==> flow/design.v <==
`timescale 1ns / 1ps
module frequency_divider
    # ( parameter
        freq = 1000
    )
    (
        input  wire clk100MHz,  
        input  wire rst,        
        output reg  clk_div,    
        output wire tick        
    );
    localparam LOOP_COUNTER_AT = 100_000_000 / freq / 2 ;
    reg [clog2(LOOP_COUNTER_AT)-1:0] count;
    always @( posedge(clk100MHz) )
    begin
        if(rst)
        begin : counter_reset
            count   <= 0;
            clk_div <= 1'b0;
        end
        else
        begin : counter_operate
            if (count == (LOOP_COUNTER_AT - 1))
            begin : counter_loop
                count   <= 0;
                clk_div <= ~clk_div;
            end
            else
            begin : counter_increment
                count   <= count + 1;
                clk_div <= clk_div;
            end
        end
    end
    assign tick = (count == (LOOP_COUNTER_AT - 1)) && !clk_div;
    function integer clog2(input integer number);
        begin
            clog2 = 0;
            while (number)
            begin
                clog2  = clog2 + 1;
                number = number >> 1;
            end
        end
    endfunction
endmodule
`timescale 1ns / 1ps
module clock_managment_unit(
    input wire clk,
    input wire rst,
    output wire clk_100MHz,
    output wire clk_40MHz,
    output wire clk_1KHz,
    output wire tick_40MHz,   
    output wire tick_1KHz     
    );
    frequency_divider 
    #(
        .freq(1000000)   
    )    
    my_1K_divider(
        .clk100MHz(clk),
        .rst(rst),
        .clk_div(clk_1KHz),
        .tick(tick_1KHz)
    );
    frequency_divider 
    #(
        .freq(40000000)
    )    
    my_40M_divider(
        .clk100MHz(clk),
        .rst(rst),
        .clk_div(clk_40MHz),
        .tick(tick_40MHz)
    );
     assign clk_100MHz =clk;
endmodule
`timescale 1ns / 1ps
module sensor_handler(
    input wire clk,
    input wire rst,
    input wire [3:0] sensors,
    output reg [10:0] position
    );
reg [10:0] position_nxt;
always @(posedge clk) begin
    if(rst)
        position <= 0;
    else 
        position <= position_nxt;
end
always @(*) begin
    case(sensors)
    4'b1001:    position_nxt = 500;
    4'b0111:    position_nxt = 1000;
    4'b0011:    position_nxt = 750;
    4'b1110:    position_nxt = 1;
    4'b1100:    position_nxt = 250;
    4'b1011:    position_nxt = 625;
    4'b1101:    position_nxt = 375;
    4'b0001:    position_nxt = 666;
    4'b1000:    position_nxt = 333;
    default:    position_nxt = 1023;    
endcase
end
endmodule
`timescale 1ns / 1ps
module pid(
    input wire clk,
    input wire en,   
    input wire rst,
    input wire [10:0] position,
    input wire kp_sw, ki_sw, kd_sw,  
    output reg [10:0] pid_output
    );
reg signed [10:0] error, error_nxt, error_sum, error_sum_nxt, error_dif, error_dif_nxt, error_prev;
reg signed [12:0] p, p_nxt, i, i_nxt, d, d_nxt;
reg signed [10:0] output_loaded_nxt, output_buf, output_buf_nxt;
localparam  
    K_P      = 1,
    K_P_DEN  = 2,
    K_I      = 5,
    K_I_DEN  = 100,
    K_D      = 1,
    K_D_DEN  = 200,
    TIME_DIV = 100;
always @(posedge clk) begin
    if(rst) begin
        error         <= 0;
        error_sum     <= 0;
        error_dif     <= 0;
        error_prev    <= 0;
        p             <= 0;
        i             <= 0;
        d             <= 0;
        output_buf    <= 0;
        pid_output    <= 0;
    end
    else if(en) begin 
        error         <= error_nxt;
        error_sum     <= error_sum_nxt;
        error_dif     <= error_dif_nxt;
        error_prev    <= error;
        p             <= p_nxt;
        i             <= i_nxt;
        d             <= d_nxt;
        output_buf    <= output_buf_nxt;
        pid_output    <= output_loaded_nxt;
    end
end
always @(*) begin
    error_nxt = 500 - position;
    error_sum_nxt = (error == 0) ? 0 : (error_sum + error);
    error_dif_nxt = error - error_prev;
    p_nxt = kp_sw ? (K_P * error)/K_P_DEN : 0;
    i_nxt = ki_sw ? (K_I * error_sum)/(TIME_DIV * K_I_DEN) : 0;
    d_nxt = kd_sw ? (K_D * error_dif * TIME_DIV)/K_D_DEN : 0;
    output_buf_nxt = p + i + d + 500;
    if(output_buf < 0) output_loaded_nxt = 0;
    else if(output_buf > 1000) output_loaded_nxt = 0;
    else output_loaded_nxt = output_buf;
end
endmodule
`timescale 1ns / 1ps
module servo_handler(
    input  wire clk,
    input  wire en,   
    input  wire rst,
    input  wire [10:0] pid_output,
    output reg  [7:0] servo_l,
    output reg  [7:0] servo_r
    );
reg [7:0] servo_l_nxt;
reg [7:0] servo_r_nxt;
reg [3:0] state,state_nxt;
reg [20:0] counter,counter_nxt;
reg [10:0] pid_buf;
localparam        
    idle              = 3'b000,
    turn_left         = 3'b001,
    turn_right        = 3'b010,
    stop              = 3'b111,
    servo_l_on        = 8'd157,
    servo_r_on        = 8'd137,
    servo_off         = 1'd0;
always @(posedge clk) begin
    if(rst) begin
        servo_l <=0;
        servo_r <=0;
        state   <=0;
        counter <=0;
        pid_buf <=0;
    end
    else if(en) begin
        servo_l <= servo_l_nxt;
        servo_r <= servo_r_nxt;
        state   <= state_nxt;
        counter <= counter_nxt;
        pid_buf <= pid_output;
    end
end
always @(*) begin
    servo_l_nxt = 0;
    servo_r_nxt = 0;
    counter_nxt = 0;
    case (state)
        idle: begin 
            counter_nxt=0;          
            if(pid_buf == 239) begin
                state_nxt =stop;
            end
            else if(pid_buf > 500) begin
                state_nxt=turn_left;
            end  
            else if(pid_buf < 500) begin
                state_nxt=turn_right;
            end
            else begin
                state_nxt=idle;
                servo_l_nxt = servo_l_on;
                servo_r_nxt = servo_r_on; 
            end    
        end      
        turn_right: begin
            counter_nxt=counter+1;
            servo_l_nxt = servo_l_on;
            servo_r_nxt =servo_off;
            if(counter >= pid_buf)
                state_nxt=idle;
            else
                state_nxt=turn_right;
        end
        turn_left: begin
            counter_nxt=counter+1;
            servo_l_nxt = servo_off;
            servo_r_nxt =servo_r_on;
            if(pid_buf < 500 || counter >= pid_buf - 500)
                state_nxt=idle;
            else
                state_nxt=turn_left;
        end
        stop: begin
            servo_l_nxt = servo_off;
            servo_r_nxt =servo_off;
            if(pid_buf == 239)
                state_nxt =stop;
            else 
                state_nxt=idle;
        end     
        default: state_nxt=idle;        
    endcase    
end
endmodule
`timescale 1ns / 1ps
module servo_to_PWM(
   input wire clk,
   input wire rst,
   input wire [7:0] servo_L,
   input wire [7:0] servo_R,
   output reg PWM_L,
   output reg PWM_R
   );
reg PWM_L_nxt;
reg PWM_R_nxt;
reg [19:0] counter,counter_nxt;
reg [20:0] servo_l_mul,servo_r_mul;
reg [7:0] servo_L_buf, servo_R_buf;
always@ (posedge clk) begin
   if(rst) begin
      counter <=0;
      PWM_L   <=0;
      PWM_R   <=0;
   end
   else begin
      counter <=counter_nxt;
      PWM_L   <=PWM_L_nxt;
      PWM_R   <=PWM_R_nxt;
   end
end 
always @* begin
   servo_l_mul =servo_L *1000;
   servo_r_mul =servo_R *1000;
   counter_nxt = counter+1;
   if(counter > 1000000) begin
      counter_nxt=0;
   end
   if(counter > servo_l_mul) begin
      PWM_L_nxt=0;
   end
   else begin
      PWM_L_nxt =1;
   end
   if(counter >servo_r_mul) begin
      PWM_R_nxt=0;
   end
   else begin
      PWM_R_nxt =1;
   end
end 
endmodule
`timescale 1ns / 1ps
module main(
    input wire clk,
    input wire rst,
    input wire [3:0] sensor,
    input wire [2:0] sw,
    output wire [1:0] servo
    );
wire [7:0] Servo_R;
wire [7:0] Servo_L;
wire clk_40MHz;
wire clk_1KHz;
wire clk_100MHz;
wire tick_40MHz;
wire tick_1KHz;
wire [10:0] pid_output, position;
servo_handler my_servo (
    .clk(clk_100MHz),
    .en(tick_1KHz),
    .rst(rst),
    .servo_l(Servo_L),
    .servo_r(Servo_R),
    .pid_output(pid_output)
);       
servo_to_PWM my_PWM(
    .clk(clk_100MHz),
    .rst(rst),
    .servo_L(Servo_L),
    .servo_R(Servo_R),
    .PWM_L(servo[0]),
    .PWM_R(servo[1])
);
clock_managment_unit my_clk(
.clk(clk),
.rst(rst),
.clk_100MHz(clk_100MHz),
.clk_40MHz(clk_40MHz),
.clk_1KHz(clk_1KHz),
.tick_40MHz(tick_40MHz),
.tick_1KHz(tick_1KHz)
);
pid my_pid(
    .kp_sw(sw[0]),
    .ki_sw(sw[1]),
    .kd_sw(sw[2]),
    .clk(clk_100MHz),
    .en(tick_40MHz),
    .rst(rst),
    .position(position),
    .pid_output(pid_output)
);
sensor_handler my_sensors(
    .clk(clk_100MHz),
    .rst(rst),
    .sensors(sensor),
    .position(position)
);
endmodule
**Step by step through the tools: main**

The steps from the RTL of main to its reports follow in flow order.
Line numbers count from 1 in the design file above.
The mark n/a stands for no value.

- Top module: main
- Clock: clk
- Library: sky130hd
- Library corner: tt_025C_1v80

**Word level**

Counts by Yosys on the flattened word-level netlist (proc, flatten, opt, wreduce; memories kept). Register bits leave out memories and registers merged into their read ports (data or address); mux counts leave out enables and synchronous resets folded into registers. Print and check cells are left out. Cells with the same type and inputs are merged into one.
Memory sizes are those after Yosys's memory passes, which may raise the word count (mostly to a power of two), join words into wider ones and drop unused or constant bits.

- Eq/ne operators: 5
- Divide/modulo/power cells: 2
- Magnitude comparators: 9
- Multiply operators: 4
- Muxes and demuxes: 24
- Reduce/logical cells: 11
- Shifts and indexed selects: 0
- Bitwise gates (word level): 4
- Add/sub/neg operators: 12

Operators by type and width:

| operator | count |
|---|---|
| divider 32 x 15 -> 32 bit (second input constant) | 1 |
| divider 32 x 9 -> 32 bit (second input constant) | 1 |
| multiplier 8 x 7 -> 15 bit (second input constant) | 2 |
| multiplier 11 x 6 -> 17 bit (second input constant) | 1 |
| 2-to-1 mux 11 bit | 6 |
| multiplier 4 x 11 -> 15 bit (first input constant) | 1 |
| 2-to-1 mux 8 bit | 6 |
| greater-than comparator 20 x 21 -> 1 bit | 2 |
| adder 11 bit | 3 |
| >= comparator 21 x 32 -> 1 bit | 1 |
| case mux 8 bit (select 2 bit) | 2 |
| adder 21 x 1 -> 21 bit (second input constant) | 1 |
| >= comparator 21 x 11 -> 1 bit | 1 |
| 2-to-1 mux 21 bit | 1 |
| adder 20 x 1 -> 20 bit (second input constant) | 1 |
| greater-than comparator 20 bit (second input constant) | 1 |
| case mux 4 bit (select 4 bit) | 1 |
| subtractor 11 x 9 -> 12 bit (second input constant) | 1 |
| adder 11 x 1 -> 11 bit | 1 |
| less-than comparator 11 x 1 -> 1 bit (second input constant) | 1 |
| adder 11 x 10 -> 11 bit (second input constant) | 1 |
| subtractor 11 bit | 1 |
| greater-than comparator 11 bit (second input constant) | 1 |
| == test 11 x 8 -> 1 bit (second input constant) | 1 |
| greater-than comparator 11 x 9 -> 1 bit (second input constant) | 1 |
| less-than comparator 11 x 9 -> 1 bit (second input constant) | 1 |
| zero test 11 bit | 1 |
| subtractor 9 x 11 -> 11 bit (first input constant) | 1 |

Not listed: further kinds 17, cells in them 28.

- Output and inout port bits: 2
- Elaborated cells: 94
- Input bits: 9
- Bits in writable memories: 0
- Bits in latches: 0
- Memory cells: 1
- Flip-flop bits (word level): 193
- ROM bits: 160
- Word width x clocked read ports: 10

Memory list:

| name | depth | bits a word | rd ports | write ports | line | RTL |
|---|---|---|---|---|---|---|
| (name not given) | 16 | 10 | 1 | 0 | 94 | `case(sensors)` |

**Depth**

Longest topological path by Yosys (ltp), each cell counted once; first at word level (registers and memories cut), then after technology mapping (sequential cells cut; the memories' decode and read muxes count).

- Word-level depth: 5
- ABC_AREA: 0
- Mapped depth: 54
- Gate-level depth less buffers: 46

**Synthesis result**

Yosys stat after the flow's synthesis: flattened, memories mapped to cells. It holds for the ABC_AREA given above (unset counts as 0); a run with the other value may have another netlist.

Cells by type:

| cell type | count | area in all (um^2) |
|---|---|---|
| sky130_fd_sc_hd__dfxtp_1 | 176 | 3.52E+03 |
| sky130_fd_sc_hd__ha_1 | 157 | 1.96E+03 |
| sky130_fd_sc_hd__xnor2_1 | 103 | 902.115 |
| sky130_fd_sc_hd__a21oi_1 | 170 | 850.816 |
| sky130_fd_sc_hd__nand2_1 | 212 | 795.763 |
| sky130_fd_sc_hd__nor2_1 | 208 | 780.749 |
| sky130_fd_sc_hd__xor2_1 | 65 | 569.296 |
| sky130_fd_sc_hd__fa_1 | 23 | 460.442 |
| sky130_fd_sc_hd__inv_1 | 104 | 390.374 |
| sky130_fd_sc_hd__nand3_1 | 68 | 340.326 |
| sky130_fd_sc_hd__o21ai_0 | 68 | 340.326 |
| sky130_fd_sc_hd__a22oi_1 | 43 | 322.81 |
| sky130_fd_sc_hd__nor3_1 | 54 | 270.259 |
| sky130_fd_sc_hd__a21o_1 | 35 | 262.752 |
| sky130_fd_sc_hd__clkbuf_1 | 60 | 225.216 |
| sky130_fd_sc_hd__a211oi_1 | 29 | 217.709 |
| sky130_fd_sc_hd__mux2i_1 | 21 | 210.202 |
| sky130_fd_sc_hd__o211ai_1 | 21 | 157.651 |

Other cell types: 104; their cells: 484.

- Flip-flops: 176
- Sequential part of the area: 3523.4 um^2
- Buffer cells: 79
- Cell count: 2101
- Synthesis area: 16559.6 um^2

By module: a second synthesis without flattening, with its own total; a netlist apart from the flattened one above.

- Cell total of the unflattened synthesis: 2472
- Area (unflattened synthesis): 19985.4 um^2

Rows give one instance, submodules left out.

By module:

| module | seq. area (um^2) | area (um^2) | instances | cells |
|---|---|---|---|---|
| pid | 1961.9 | 12109.1 | 1 | 1577 |
| servo_to_PWM | 440.4 | 4367.9 | 1 | 488 |
| servo_handler | 760.7 | 2625.0 | 1 | 312 |
| sensor_handler | 200.2 | 521.8 | 1 | 57 |
| frequency_divider #(freq=1000000) | 140.1 | 294.0 | 1 | 31 |
| frequency_divider #(freq=40000000) | 40.0 | 60.1 | 1 | 6 |
| clock_managment_unit | 0.0 | 7.5 | 1 | 1 |
| main | 0.0 | 0.0 | 1 | 0 |

**Path before layout**

Source: OpenSTA report_checks on the synthesized netlist (no wires, ideal clock, input and output delay 20% of the period each), path of least setup slack; recovery checks are left aside. Register names are those of the netlist, which keeps one name where synthesis merged equal registers.

- Path type: register -> register
- From: reg my_pid.error_dif[2]
- To: reg my_pid.d[10]
- Data required time: 13.872 ns
- Path buffers: 3
- Time at the first pin: 0.000 ns
- Stages: 50
- Path delay: 12.025 ns
- Setup time: 0.128 ns
- Clock period: 14.0 ns
- Arrival time: 11.897 ns
- Setup slack: 1.975 ns
- Synthesis period reached: 12.025 ns

"path delay" = arrival - input delay + setup time.
"stages" counts driving pins, that of a launching flip-flop among them; a cell with two outputs on the path counts twice.
"synthesis period reached" is the clock period less the worst setup slack; recovery checks do not enter. This is arithmetic on one report: input and output delays are still those of the set period (20% each).
The rows between start and end are the longest chain of elaborated cells between them; the timing report does not say that the signal goes this way. Where chains are equally long, one stands for them.
A line is the first line of the expression or statement that the cell stems from. Yosys adds cells for indexed reads and writes and turns some case tables into memories.

- Cell sequence: sky130_fd_sc_hd__dfxtp_1 sky130_fd_sc_hd__inv_1 sky130_fd_sc_hd__ha_1 sky130_fd_sc_hd__fa_1 sky130_fd_sc_hd__ha_1 sky130_fd_sc_hd__ha_1 sky130_fd_sc_hd__fa_1 sky130_fd_sc_hd__or4_4 sky130_fd_sc_hd__nor3_2 sky130_fd_sc_hd__o21a_2 sky130_fd_sc_hd__or4b_1 sky130_fd_sc_hd__o31ai_2 sky130_fd_sc_hd__a22oi_2 sky130_fd_sc_hd__o21ai_1 sky130_fd_sc_hd__a32oi_2 sky130_fd_sc_hd__o31a_2 sky130_fd_sc_hd__o211a_1 sky130_fd_sc_hd__a211o_1 (+14 left out) sky130_fd_sc_hd__a21oi_2 sky130_fd_sc_hd__mux2_2 sky130_fd_sc_hd__o31ai_2 sky130_fd_sc_hd__o211a_1 sky130_fd_sc_hd__nand4b_1 sky130_fd_sc_hd__a31oi_4 sky130_fd_sc_hd__o21ai_2 sky130_fd_sc_hd__mux2_4 sky130_fd_sc_hd__a21oi_1 sky130_fd_sc_hd__nor2_1 sky130_fd_sc_hd__or2_2 sky130_fd_sc_hd__a21oi_1 sky130_fd_sc_hd__nor2_1 sky130_fd_sc_hd__ha_1 sky130_fd_sc_hd__a41oi_1 sky130_fd_sc_hd__xnor2_1 sky130_fd_sc_hd__a22oi_1 sky130_fd_sc_hd__nor2_1
- Cells in the longest elaborated chain: 3
- Elaborated cells on any way between the ends: 3
- RTL lines with such cells: 1
- Classes of those cells: mul: 1; div: 1; mux: 1

RTL lines, path after synthesis:

| item | line | RTL |
|---|---|---|
| start, declared | 117 | `reg signed [10:0] error, error_nxt, error_sum, error_sum_nxt, error_dif, error_dif_nxt, error_prev;` |
| start, assigned | 132 | `error_dif     <= 0;` |
| start, assigned | 143 | `error_dif     <= error_dif_nxt;` |
| multiplier 11 x 6 -> 17 bit | 158 | `d_nxt = kd_sw ? (K_D * error_dif * TIME_DIV)/K_D_DEN : 0;` |
| divider 32 x 9 -> 32 bit | 158 |  |
| 2-to-1 mux 11 bit | 158 |  |
| end, assigned | 136 | `d             <= 0;` |
| end, assigned | 147 | `d             <= d_nxt;` |
| end, declared | 118 | `reg signed [12:0] p, p_nxt, i, i_nxt, d, d_nxt;` |

**Path in the finished layout**

From the final timing report of run A: the path of least setup slack in the routed layout; clock arrival at registers is part of the times.

- Path type: register -> register
- From: reg my_pid.error_dif[2]
- To: reg my_pid.d[10]
- Data required time: 14.30 ns
- Clock period: 14.0 ns
- Arrival time: 12.46 ns
- Setup slack: 1.85 ns
- Stages: 51
- Time at the first pin: 0.44 ns
- Setup time: 0.13 ns
- Path buffers: 6

The rows between start and end are the longest chain of elaborated cells between them; the timing report does not say that the signal goes this way. Where chains are equally long, one stands for them.

- Cell sequence: sky130_fd_sc_hd__dfxtp_4 sky130_fd_sc_hd__ha_1 sky130_fd_sc_hd__fa_1 sky130_fd_sc_hd__ha_1 sky130_fd_sc_hd__fa_2 sky130_fd_sc_hd__a211oi_4 sky130_fd_sc_hd__o21ai_1 sky130_fd_sc_hd__xor2_2 sky130_fd_sc_hd__or3_1 sky130_fd_sc_hd__or4_1 sky130_fd_sc_hd__a22oi_2 sky130_fd_sc_hd__buf_6 sky130_fd_sc_hd__nor2_4 sky130_fd_sc_hd__buf_12 sky130_fd_sc_hd__o211ai_4 sky130_fd_sc_hd__mux2i_4 sky130_fd_sc_hd__nand2_2 sky130_fd_sc_hd__o311ai_4 (+15 left out) sky130_fd_sc_hd__mux2_4 sky130_fd_sc_hd__o31ai_4 sky130_fd_sc_hd__buf_4 sky130_fd_sc_hd__a21oi_4 sky130_fd_sc_hd__mux2i_2 sky130_fd_sc_hd__a21o_1 sky130_fd_sc_hd__o21ai_4 sky130_fd_sc_hd__mux2_4 sky130_fd_sc_hd__a211o_1 sky130_fd_sc_hd__o21a_1 sky130_fd_sc_hd__o21ai_2 sky130_fd_sc_hd__a21oi_4 sky130_fd_sc_hd__nor2_4 sky130_fd_sc_hd__ha_4 sky130_fd_sc_hd__a41oi_2 sky130_fd_sc_hd__xnor2_2 sky130_fd_sc_hd__a22oi_1 sky130_fd_sc_hd__nor2_1
- Cells in the longest elaborated chain: 3
- Elaborated cells on any way between the ends: 3
- RTL lines with such cells: 1
- Classes of those cells: mul: 1; div: 1; mux: 1

RTL lines, path post-layout:

| item | line | RTL |
|---|---|---|
| start, declared | 117 | `reg signed [10:0] error, error_nxt, error_sum, error_sum_nxt, error_dif, error_dif_nxt, error_prev;` |
| start, assigned | 132 | `error_dif     <= 0;` |
| start, assigned | 143 | `error_dif     <= error_dif_nxt;` |
| multiplier 11 x 6 -> 17 bit | 158 | `d_nxt = kd_sw ? (K_D * error_dif * TIME_DIV)/K_D_DEN : 0;` |
| divider 32 x 9 -> 32 bit | 158 |  |
| 2-to-1 mux 11 bit | 158 |  |
| end, assigned | 136 | `d             <= 0;` |
| end, assigned | 147 | `d             <= d_nxt;` |
| end, declared | 118 | `reg signed [12:0] p, p_nxt, i, i_nxt, d, d_nxt;` |

Lab notebook: main

Measured data: module main, platform sky130hd, 2 stored runs of the flow under differing settings, order arbitrary. Input and output delays are each 20% of the period that was set; the output load is 0.01 pF.
"achieved clock period" = clock period - worst setup slack. The figure is calculated, with input and output delays left at 20% of the set period.
"time of the worst setup path" = time allowed to the worst setup path (clock period - input delay - output delay, where it has them) - its slack; a late launch clock adds to it, a late capture clock takes from it.

### Run A

==> flow/run.sh <==
#!/bin/bash
# the make line also repeats the synthesis and layout settings of config.mk as NAME=value (left out here)
make -C /OpenROAD-flow-scripts/flow DESIGN_CONFIG=/design/flow/config.mk WORK_HOME=/design/flow/orfs CLKGATE_MAP_FILE= finish
==> flow/config.mk <==
export PLATFORM = sky130hd
export DESIGN_NAME = main
export DESIGN_NICKNAME = main
export VERILOG_FILES = /design/flow/design.v
export SDC_FILE = /design/flow/constraint.sdc
export NUM_CORES = 4
export LEC_CHECK = 0
export CAP_MARGIN = 20
export CELL_PAD_IN_SITES_DETAIL_PLACEMENT = 0
export CELL_PAD_IN_SITES_GLOBAL_PLACEMENT = 2
export CORE_ASPECT_RATIO = 1.92
export CORE_MARGIN = 2
export CORE_UTILIZATION = 29
export GPL_TIMING_DRIVEN = 0
export HOLD_SLACK_MARGIN = 0.24
export MAX_ROUTING_LAYER = met4
export MIN_ROUTING_LAYER = met1
export PLACE_DENSITY_LB_ADDON = 0.25
export SETUP_SLACK_MARGIN = 3.78
export SLEW_MARGIN = 20
export TNS_END_PERCENT = 100
==> flow/constraint.sdc <==
create_clock -name core_clock -period 14.0 [get_ports {clk}]
set_input_delay 2.8000 -clock core_clock [delete_from_list [all_inputs] [get_ports {clk}]]
set_output_delay 2.8000 -clock core_clock [all_outputs]
set_load 0.01 [all_outputs]

Results of run A:
- Area of the standard cells in the finished layout: 21202.8 um^2
- Time of the worst setup path: 12.15 ns
- Critical path type: register -> register
- Worst setup slack after layout: 1.848 ns
- Worst-case hold slack: 0.456 ns
- Synthesis area: 16559.6 um^2
- Post-layout utilization: 37.4 %
- Sum of negative setup slack: 0.000 ns
- Achieved clock period: 12.152 ns
- Die size: 59131.8 um^2

### Run B

==> flow/run.sh <==
#!/bin/bash
# the make line also repeats the synthesis and layout settings of config.mk as NAME=value (left out here)
make -C /OpenROAD-flow-scripts/flow DESIGN_CONFIG=/design/flow/config.mk WORK_HOME=/design/flow/orfs CLKGATE_MAP_FILE= finish
==> flow/config.mk <==
export PLATFORM = sky130hd
export DESIGN_NAME = main
export DESIGN_NICKNAME = main
export VERILOG_FILES = /design/flow/design.v
export SDC_FILE = /design/flow/constraint.sdc
export NUM_CORES = 4
export LEC_CHECK = 0
export CAP_MARGIN = 35
export CORE_ASPECT_RATIO = 0.8
export CORE_MARGIN = 2
export CORE_UTILIZATION = 18
export CTS_CLUSTER_DIAMETER = 130
export HOLD_SLACK_MARGIN = -0.0
export MAX_ROUTING_LAYER = met5
export PLACE_DENSITY_LB_ADDON = 0.27
export SETUP_SLACK_MARGIN = 3.12
export SLEW_MARGIN = 20
export TNS_END_PERCENT = 55
==> flow/constraint.sdc <==
create_clock -name core_clock -period 10.7 [get_ports {clk}]
set_input_delay 2.1400 -clock core_clock [delete_from_list [all_inputs] [get_ports {clk}]]
set_output_delay 2.1400 -clock core_clock [all_outputs]
set_load 0.01 [all_outputs]

Results of run B:
- Area of the standard cells in the finished layout: 23508.8 um^2
- Time of the worst setup path: 11.87 ns
- Critical path type: register -> register
- Worst setup slack after layout: -1.170 ns
- Worst-case hold slack: 0.451 ns
- Synthesis area: 16559.6 um^2
- Post-layout utilization: 25.8 %
- Sum of negative setup slack: -12.237 ns
- Achieved clock period: 11.870 ns
- Die size: 94454.8 um^2
